==> flow/design.v <==
module SatTruncFP
  #(
    parameter	NB_XI  	= 20,
    parameter	NBF_XI	= 12,
    parameter	NB_XO	= 8,
    parameter	NBF_XO	= 6
    )
   (
    input [(NB_XI)-1:0]  i_data,
    output [(NB_XO)-1:0] o_data
    );
   localparam	NBI_XI	=	NB_XI	-	NBF_XI;
   localparam	NBI_XO	=	NB_XO	-	NBF_XO;
   wire [NB_XO-1:0] 	 aux_Sat;
   wire [NBF_XO-1:0] 	 aux_trunc;
   wire 		 condicion;
   wire [NB_XO-1:0] 	 resultado1;
   wire [NB_XO-1:0] 	 resultado2;
	generate
	   if (NBF_XI >= NBF_XO)
	     begin
		assign	aux_trunc = i_data[(NBF_XI-1):(NBF_XI - NBF_XO)];
	     end
	   else
	     begin
		assign	aux_trunc = {i_data[NBF_XI-1:0],{(NBF_XO - NBF_XI){1'b0}}};
	     end
	   if (NBI_XI > NBI_XO)
	     begin
		assign	condicion		=	(i_data[(NB_XI-2)-:(NBI_XI-NBI_XO)] == {(NBI_XI-NBI_XO){i_data[NB_XI-1]}});
		assign	resultado1		=	{i_data[(NB_XI-1)],{(NB_XO-1){~i_data[(NB_XI-1)]}}};
		assign	resultado2		=	{i_data[(NB_XI-1)],i_data[NBF_XI +:NBI_XO-1],aux_trunc};
		assign	aux_Sat			=	condicion	?	resultado2	:	resultado1;
	     end
	   else
	     begin
		if (NBI_XO == NBI_XI)
                  assign  aux_Sat = {i_data[(NB_XI-1)-:NBI_XI],aux_trunc};
		else
		  assign  aux_Sat	= {{(NBI_XO - NBI_XI){i_data[NB_XI-1]}},i_data[(NB_XI-1)-:NBI_XI],aux_trunc};
	     end
	endgenerate
   assign	o_data=aux_Sat;
endmodule
module filtro_fir
  #(
    parameter WW_INPUT  = 8,
    parameter WW_OUTPUT = 8
    ) 
   (
    input 			  clk,
    input 			  i_en,
    input 			  i_srst,
    input signed [ WW_INPUT-1:0]  i_data,
    output signed [WW_OUTPUT-1:0] o_data
    );
  localparam WW_COEFF = 8;
   reg  signed [WW_INPUT           -1:0] register [14:1];
   wire signed [         WW_COEFF  -1:0] coeff    [14:0];
   wire signed [WW_INPUT+WW_COEFF  -1:0] prod     [14:0];
   wire signed [WW_INPUT+WW_COEFF+1-1:0] sum      [8:1]; 
   wire signed [WW_INPUT+WW_COEFF+2-1:0] sum1     [4:1]; 
   wire signed [WW_INPUT+WW_COEFF+3-1:0] sum2     [2:1]; 
   wire signed [WW_INPUT+WW_COEFF+4-1:0] sum3; 
   reg signed [WW_INPUT+WW_COEFF   -1:0] prod_d   [14:0];
   reg signed [WW_INPUT+WW_COEFF+4 -1:0] sum3_d;
   reg signed [WW_INPUT+WW_COEFF+1 -1:0] sum_d    [8:1];
    assign coeff[ 0] = 8'hFF;
    assign coeff[ 1] = 8'hFF;
    assign coeff[ 2] = 8'hFF;
    assign coeff[ 3] = 8'h00;
    assign coeff[ 4] = 8'h03;
    assign coeff[ 5] = 8'h08;
    assign coeff[ 6] = 8'h0D;
    assign coeff[ 7] = 8'h10;
    assign coeff[ 8] = 8'h0D;
    assign coeff[ 9] = 8'h08;
    assign coeff[10] = 8'h03;
    assign coeff[11] = 8'h00;
    assign coeff[12] = 8'hFF;
    assign coeff[13] = 8'hFF;
    assign coeff[14] = 8'hFF;
  always @(posedge clk) begin
    if (i_srst == 1'b1) begin
      register[ 1] <= {WW_INPUT{1'b0}};
      register[ 2] <= {WW_INPUT{1'b0}};
      register[ 3] <= {WW_INPUT{1'b0}};
      register[ 4] <= {WW_INPUT{1'b0}};
      register[ 5] <= {WW_INPUT{1'b0}};
      register[ 6] <= {WW_INPUT{1'b0}};
      register[ 7] <= {WW_INPUT{1'b0}};
      register[ 8] <= {WW_INPUT{1'b0}};
      register[ 9] <= {WW_INPUT{1'b0}};
      register[10] <= {WW_INPUT{1'b0}};
      register[11] <= {WW_INPUT{1'b0}};
      register[12] <= {WW_INPUT{1'b0}};
      register[13] <= {WW_INPUT{1'b0}};
      register[14] <= {WW_INPUT{1'b0}};
    end else begin
      if (i_en == 1'b1) begin
        register[ 1] <= i_data;
        register[ 2] <= register[ 1];
        register[ 3] <= register[ 2];
        register[ 4] <= register[ 3];
        register[ 5] <= register[ 4];
        register[ 6] <= register[ 5];
        register[ 7] <= register[ 6];
        register[ 8] <= register[ 7];
        register[ 9] <= register[ 8];
        register[10] <= register[ 9];
        register[11] <= register[10];
        register[12] <= register[11];
        register[13] <= register[12];
	    register[14] <= register[13];
      end
    end
  end
  assign prod[ 0] = coeff[ 0] * i_data;
  assign prod[ 1] = coeff[ 1] * register[ 1];
  assign prod[ 2] = coeff[ 2] * register[ 2];
  assign prod[ 3] = coeff[ 3] * register[ 3];
  assign prod[ 4] = coeff[ 4] * register[ 4];
  assign prod[ 5] = coeff[ 5] * register[ 5];
  assign prod[ 6] = coeff[ 6] * register[ 6];
  assign prod[ 7] = coeff[ 7] * register[ 7];
  assign prod[ 8] = coeff[ 8] * register[ 8];
  assign prod[ 9] = coeff[ 9] * register[ 9];
  assign prod[10] = coeff[10] * register[10];
  assign prod[11] = coeff[11] * register[11];
  assign prod[12] = coeff[12] * register[12];
  assign prod[13] = coeff[13] * register[13];
  assign prod[14] = coeff[14] * register[14];
  always@(posedge clk) begin
    prod_d[ 0] <= prod[ 0];
    prod_d[ 1] <= prod[ 1];
    prod_d[ 2] <= prod[ 2];
    prod_d[ 3] <= prod[ 3];
    prod_d[ 4] <= prod[ 4];
    prod_d[ 5] <= prod[ 5];
    prod_d[ 6] <= prod[ 6];
    prod_d[ 7] <= prod[ 7];
    prod_d[ 8] <= prod[ 8];
    prod_d[ 9] <= prod[ 9];
    prod_d[10] <= prod[10];
    prod_d[11] <= prod[11];
    prod_d[12] <= prod[12];
    prod_d[13] <= prod[13];
    prod_d[14] <= prod[14];
  end
  assign sum[ 1] = prod_d[ 0] + prod_d[ 1]; 
  assign sum[ 2] = prod_d[ 2] + prod_d[ 3];
  assign sum[ 3] = prod_d[ 4] + prod_d[ 5];
  assign sum[ 4] = prod_d[ 6] + prod_d[ 7];
  assign sum[ 5] = prod_d[08] + prod_d[ 9];
  assign sum[ 6] = prod_d[10] + prod_d[11];
  assign sum[ 7] = prod_d[12] + prod_d[13];
  assign sum[ 8] = {prod_d[14][WW_INPUT+WW_COEFF-1],prod_d[14]};
  always@(posedge clk) begin
    sum_d[1] <= sum[1];
    sum_d[2] <= sum[2];
    sum_d[3] <= sum[3];
    sum_d[4] <= sum[4];
    sum_d[5] <= sum[5];
    sum_d[6] <= sum[6];
    sum_d[7] <= sum[7];
    sum_d[8] <= sum[8];
  end
  assign sum1[ 1] = sum_d[ 1] + sum_d[ 2]; 
  assign sum1[ 2] = sum_d[ 3] + sum_d[ 4];
  assign sum1[ 3] = sum_d[ 5] + sum_d[ 6];
  assign sum1[ 4] = sum_d[ 7] + sum_d[ 8];
  assign sum2[ 1] = sum1[ 1] + sum1[ 2]; 
  assign sum2[ 2] = sum1[ 3] + sum1[ 4];
  assign sum3 = sum2[ 1] + sum2[ 2]; 
  always@(posedge clk)
    sum3_d <= sum3;
  SatTruncFP
	inst_SatTruncFP_dataB
	(
	  .i_data(	sum3_d	),
	  .o_data(	o_data	)
	);
endmodule
==> Step by step through the tools: filtro_fir <==
What the tools print for filtro_fir, step after step.
Lines are those of the file above, counted from 1.
Library cell names are shortened.
{ "inputs": {"design": "filtro_fir", "clock": "clk", "lib": "sky130hd", "pvt_corner": "tt_025C_1v80"} }

==> Elaborated design <==
Yosys after proc, flatten, opt, wreduce and memory -nomap, before mapping. Enables and synchronous resets that opt folds into registers are not counted as muxes. Print and check cells are not counted. Equal cells are merged and count once.
{ "bits": {"register_bits": 428, "out_inout_bits": 8, "word_cells": 61} }
{ "op_classes": {"add_sub_neg": 18, "multipliers": 4, "equal": 1, "n_mux": 1, "n_logic": 1} }
{ "op_table": {"columns": ["operator", "n"], "rows": [
  ["multiplier 5 x 8 -> 13 bit with constant A", 2],
  ["negator 8 -> 16 bit", 6],
  ["multiplier 3 x 8 -> 11 bit with constant A", 2],
  ["adder 18 x 18 -> 19 bit", 2],
  ["adder 17 x 16 -> 18 bit", 2],
  ["adder 16 x 16 -> 17 bit", 2],
  ["adder 19 x 19 -> 20 bit", 1],
  ["adder 17 x 11 -> 18 bit", 1],
  ["adder 17 x 17 -> 18 bit", 1],
  ["adder 13 x 11 -> 14 bit", 1],
  ["adder 13 x 12 -> 14 bit", 1],
  ["adder 11 x 11 -> 12 bit", 1],
  ["2-to-1 mux 7 bit", 1],
  ["equality test 6 bit", 1],
  ["inverter 1 bit", 1]
]} }

==> Longest topological paths <==
Depth = most cells in a row (Yosys ltp): at word level without a register or memory, in the mapped netlist without a sequential cell, where the memories' decode and read muxes count.
{ "logic_depth": {"word_depth": 3, "abc_area": 0, "mapped_depth": 16, "depth_no_buf": 16} }

==> Synthesis result <==
The flow's flattened synthesis, as Yosys stat reports it; memories are mapped. The netlist is that of the ABC_AREA named above (0 if unset); the other value can give another one.
Totals and module areas in this step are rounded.
{ "mapped": {"mapped_cells": 1818, "area_um2": 18900, "sequential_area_um2": 8230, "ff_cells": 411, "n_buf": 38} }
{ "by_type": {"columns": ["cell_type", "n", "area_total_um2"], "rows": [
  ["dfxtp_1", 411, 8.23E+03],
  ["fa_1", 121, 2.42E+03],
  ["ha_1", 163, 2.04E+03],
  ["inv_1", 337, 1.26E+03],
  ["mux2i_1", 113, 1.13E+03],
  ["xnor2_1", 86, 753.222],
  ["nor2_1", 166, 623.098],
  ["a21oi_1", 102, 510.49],
  ["xor2_1", 36, 315.302],
  ["o21ai_0", 39, 195.187],
  ["nand2_1", 44, 165.158],
  ["a21o_1", 17, 127.622],
  ["clkbuf_1", 27, 101.347],
  ["nor3_1", 19, 95.091],
  ["o21bai_1", 12, 90.086],
  ["nand2b_1", 14, 87.584],
  ["nor2b_1", 13, 81.328],
  ["o21a_1", 10, 75.072]
]} }
Not listed: further types 34, cells in them 88.
By module: a second synthesis without flattening, with its own total; a netlist apart from the flattened one above.
{ "hier_totals": {"cells_unflattened": 1916, "hier_area_um2": 19700} }
Each row is one instance without its submodules.
{ "modules": {"columns": ["module", "instances", "cells", "area_um2"], "rows": [
  ["filtro_fir", 1, 1894, 19500],
  ["SatTruncFP", 1, 22, 205]
]} }

==> Path before layout <==
Source: OpenSTA report_checks on the synthesized netlist (no wires, ideal clock, input and output delay 20% of the period each), path of least setup slack; recovery checks are left aside. Register names are those of the netlist, which keeps one name where synthesis merged equal registers.
{ "synth_path": {"path_kind": "reg-to-reg", "startpoint": "reg sum_d[1][9]", "endpoint": "reg sum3_d[18]", "period_ps": 5500, "setup_time_ps": 95, "t_arrival_ps": 4345, "setup_slack_ps": 1060, "delay_ps": 4440, "stages": 17, "path_buffers": 0, "period_less_setup_slack_ps": 4440} }
"delay_ps" = arrival - input delay + setup time.
"stages": output pins that drive a net of the path, with the launching flip-flop's if there is one; two outputs of one cell count as two.
"period_less_setup_slack_ps" is the clock period less the worst setup slack; recovery checks do not enter. This is arithmetic on one report: input and output delays are still those of the set period (20% each).
Between the ends stands the longest chain of elaborated cells between them, by number of cells; it is not shown to be the way that was timed. Of several equally long chains one is given.
A line is the first line of the expression or statement that the cell stems from. Yosys adds cells for indexed reads and writes and turns some case tables into memories.
{ "synth_between": {"path_cell_list": "dfxtp_1 inv_1 fa_1 inv_1 fa_1 fa_1 inv_1 fa_1 inv_1 ha_1 a21oi_1 o2111ai_1 a31oi_1 o41ai_2 o21ai_1 or4b_2 o311ai_1", "elab_chain_len": 3} }
{ "synth_lines": {"columns": ["item", "line", "source"], "rows": [
  ["from (decl)", 67, "reg signed [WW_INPUT+WW_COEFF+1 -1:0] sum_d    [8:1];"],
  ["from (assign)", 159, "sum_d[1] <= sum[1];"],
  ["adder 17 x 16 -> 18 bit", 168, "assign sum1[ 1] = sum_d[ 1] + sum_d[ 2];"],
  ["adder 18 x 18 -> 19 bit", 172, "assign sum2[ 1] = sum1[ 1] + sum1[ 2];"],
  ["adder 19 x 19 -> 20 bit", 174, "assign sum3 = sum2[ 1] + sum2[ 2];"],
  ["to (assign)", 176, "sum3_d <= sum3;"],
  ["to (decl)", 66, "reg signed [WW_INPUT+WW_COEFF+4 -1:0] sum3_d;"]
]} }

==> Timing after layout <==
From the final timing report of stored run 1: the path of least setup slack in the routed layout; clock arrival at registers is part of the times.
The path's times are printed in steps of 10 ps; the period is the one set.
{ "layout_path": {"path_kind": "reg-to-reg", "startpoint": "reg sum_d[1][7]", "endpoint": "reg sum3_d[18]", "period_ps": 5980, "setup_time_ps": 100, "t_arrival_ps": 5240, "setup_slack_ps": 1180, "stages": 17, "path_buffers": 0} }
Between the ends stands the longest chain of elaborated cells between them, by number of cells; it is not shown to be the way that was timed. Of several equally long chains one is given.
{ "layout_between": {"path_cell_list": "dfxtp_1 inv_1 fa_1 inv_1 fa_1 fa_1 inv_1 fa_1 inv_1 ha_1 nor3_1 o211ai_1 nand2_1 o41ai_2 o21ai_1 or4b_2 o311ai_1", "elab_chain_len": 3} }
{ "layout_lines": {"columns": ["item", "line", "source"], "rows": [
  ["from (decl)", 67, "reg signed [WW_INPUT+WW_COEFF+1 -1:0] sum_d    [8:1];"],
  ["from (assign)", 159, "sum_d[1] <= sum[1];"],
  ["adder 17 x 16 -> 18 bit", 168, "assign sum1[ 1] = sum_d[ 1] + sum_d[ 2];"],
  ["adder 18 x 18 -> 19 bit", 172, "assign sum2[ 1] = sum1[ 1] + sum1[ 2];"],
  ["adder 19 x 19 -> 20 bit", 174, "assign sum3 = sum2[ 1] + sum2[ 2];"],
  ["to (assign)", 176, "sum3_d <= sum3;"],
  ["to (decl)", 66, "reg signed [WW_INPUT+WW_COEFF+4 -1:0] sum3_d;"]
]} }

==> runs of filtro_fir <==
Stored flow runs of filtro_fir (3 of them; Yosys, OpenROAD, sky130hd). They differ in their settings and are not a sequence. Constraints: input delay and output delay 20% of the set period each, output load 0.01 pF.
"clock period achieved" is the run's clock period less its worst setup slack. It is reckoned from that one timing run; input and output delays stay at 20% of the period that was set.
"time used up by the worst setup path" = time allowed to the worst setup path (clock period - input delay - output delay, where it has them) - its slack; a late launch clock adds to it, a late capture clock takes from it.
"time used up by the worst setup path" is given in steps of 10 ps.
Results are given in rounded form.

==> stored run 1: settings <==
{ "ABC_AREA": 0, "CELL_PAD_IN_SITES_DETAIL_PLACEMENT": 0, "CORE_ASPECT_RATIO": 1.19, "CORE_MARGIN": 4, "CORE_UTILIZATION": 20, "GPL_ROUTABILITY_DRIVEN": 1, "GPL_TIMING_DRIVEN": 0, "period_ns": 5.98, "CAP_MARGIN": 20, "SLEW_MARGIN": 20 }
==> stored run 1: results <==
clock period achieved: 4803 ps
cell area after synthesis: 18900 µm²
overall die area: 99700 µm²
time used up by the worst setup path: 4800 ps
worst setup path kind: reg-to-reg
lowest setup slack: 1180 ps
total negative slack on setup checks: 0 ps
utilization of the finished layout: 0.234
worst hold slack: 324 ps

==> stored run 2: settings <==
{ "CORE_UTILIZATION": 40, "SETUP_SLACK_MARGIN": 1.16, "period_ns": 4.81, "CAP_MARGIN": 20, "CORE_MARGIN": 2, "SLEW_MARGIN": 20 }
==> stored run 2: results <==
lowest setup slack: 488 ps
utilization of the finished layout: 0.463
time used up by the worst setup path: 4320 ps
worst setup path kind: reg-to-reg
worst hold slack: 324 ps
overall die area: 49100 µm²
total negative slack on setup checks: 0 ps
clock period achieved: 4322 ps
cell area after synthesis: 18900 µm²

==> stored run 3: settings <==
{ "ABC_AREA": 1, "CAP_MARGIN": 20, "CELL_PAD_IN_SITES_GLOBAL_PLACEMENT": 0, "CORE_ASPECT_RATIO": 0.68, "CORE_MARGIN": 10, "CORE_UTILIZATION": 68, "CTS_CLUSTER_SIZE": 63, "GPL_ROUTABILITY_DRIVEN": 0, "GPL_TIMING_DRIVEN": 0, "HOLD_SLACK_MARGIN": 0.21, "MAX_ROUTING_LAYER": "met4", "MIN_ROUTING_LAYER": "met1", "SETUP_SLACK_MARGIN": 0.69, "SLEW_MARGIN": 5, "period_ns": 4.36 }
==> stored run 3: results <==
worst hold slack: 324 ps
utilization of the finished layout: 0.781
total negative slack on setup checks: 0 ps
lowest setup slack: 541 ps
cell area after synthesis: 19500 µm²
time used up by the worst setup path: 3820 ps
worst setup path kind: reg-to-reg
overall die area: 36000 µm²
clock period achieved: 3819 ps
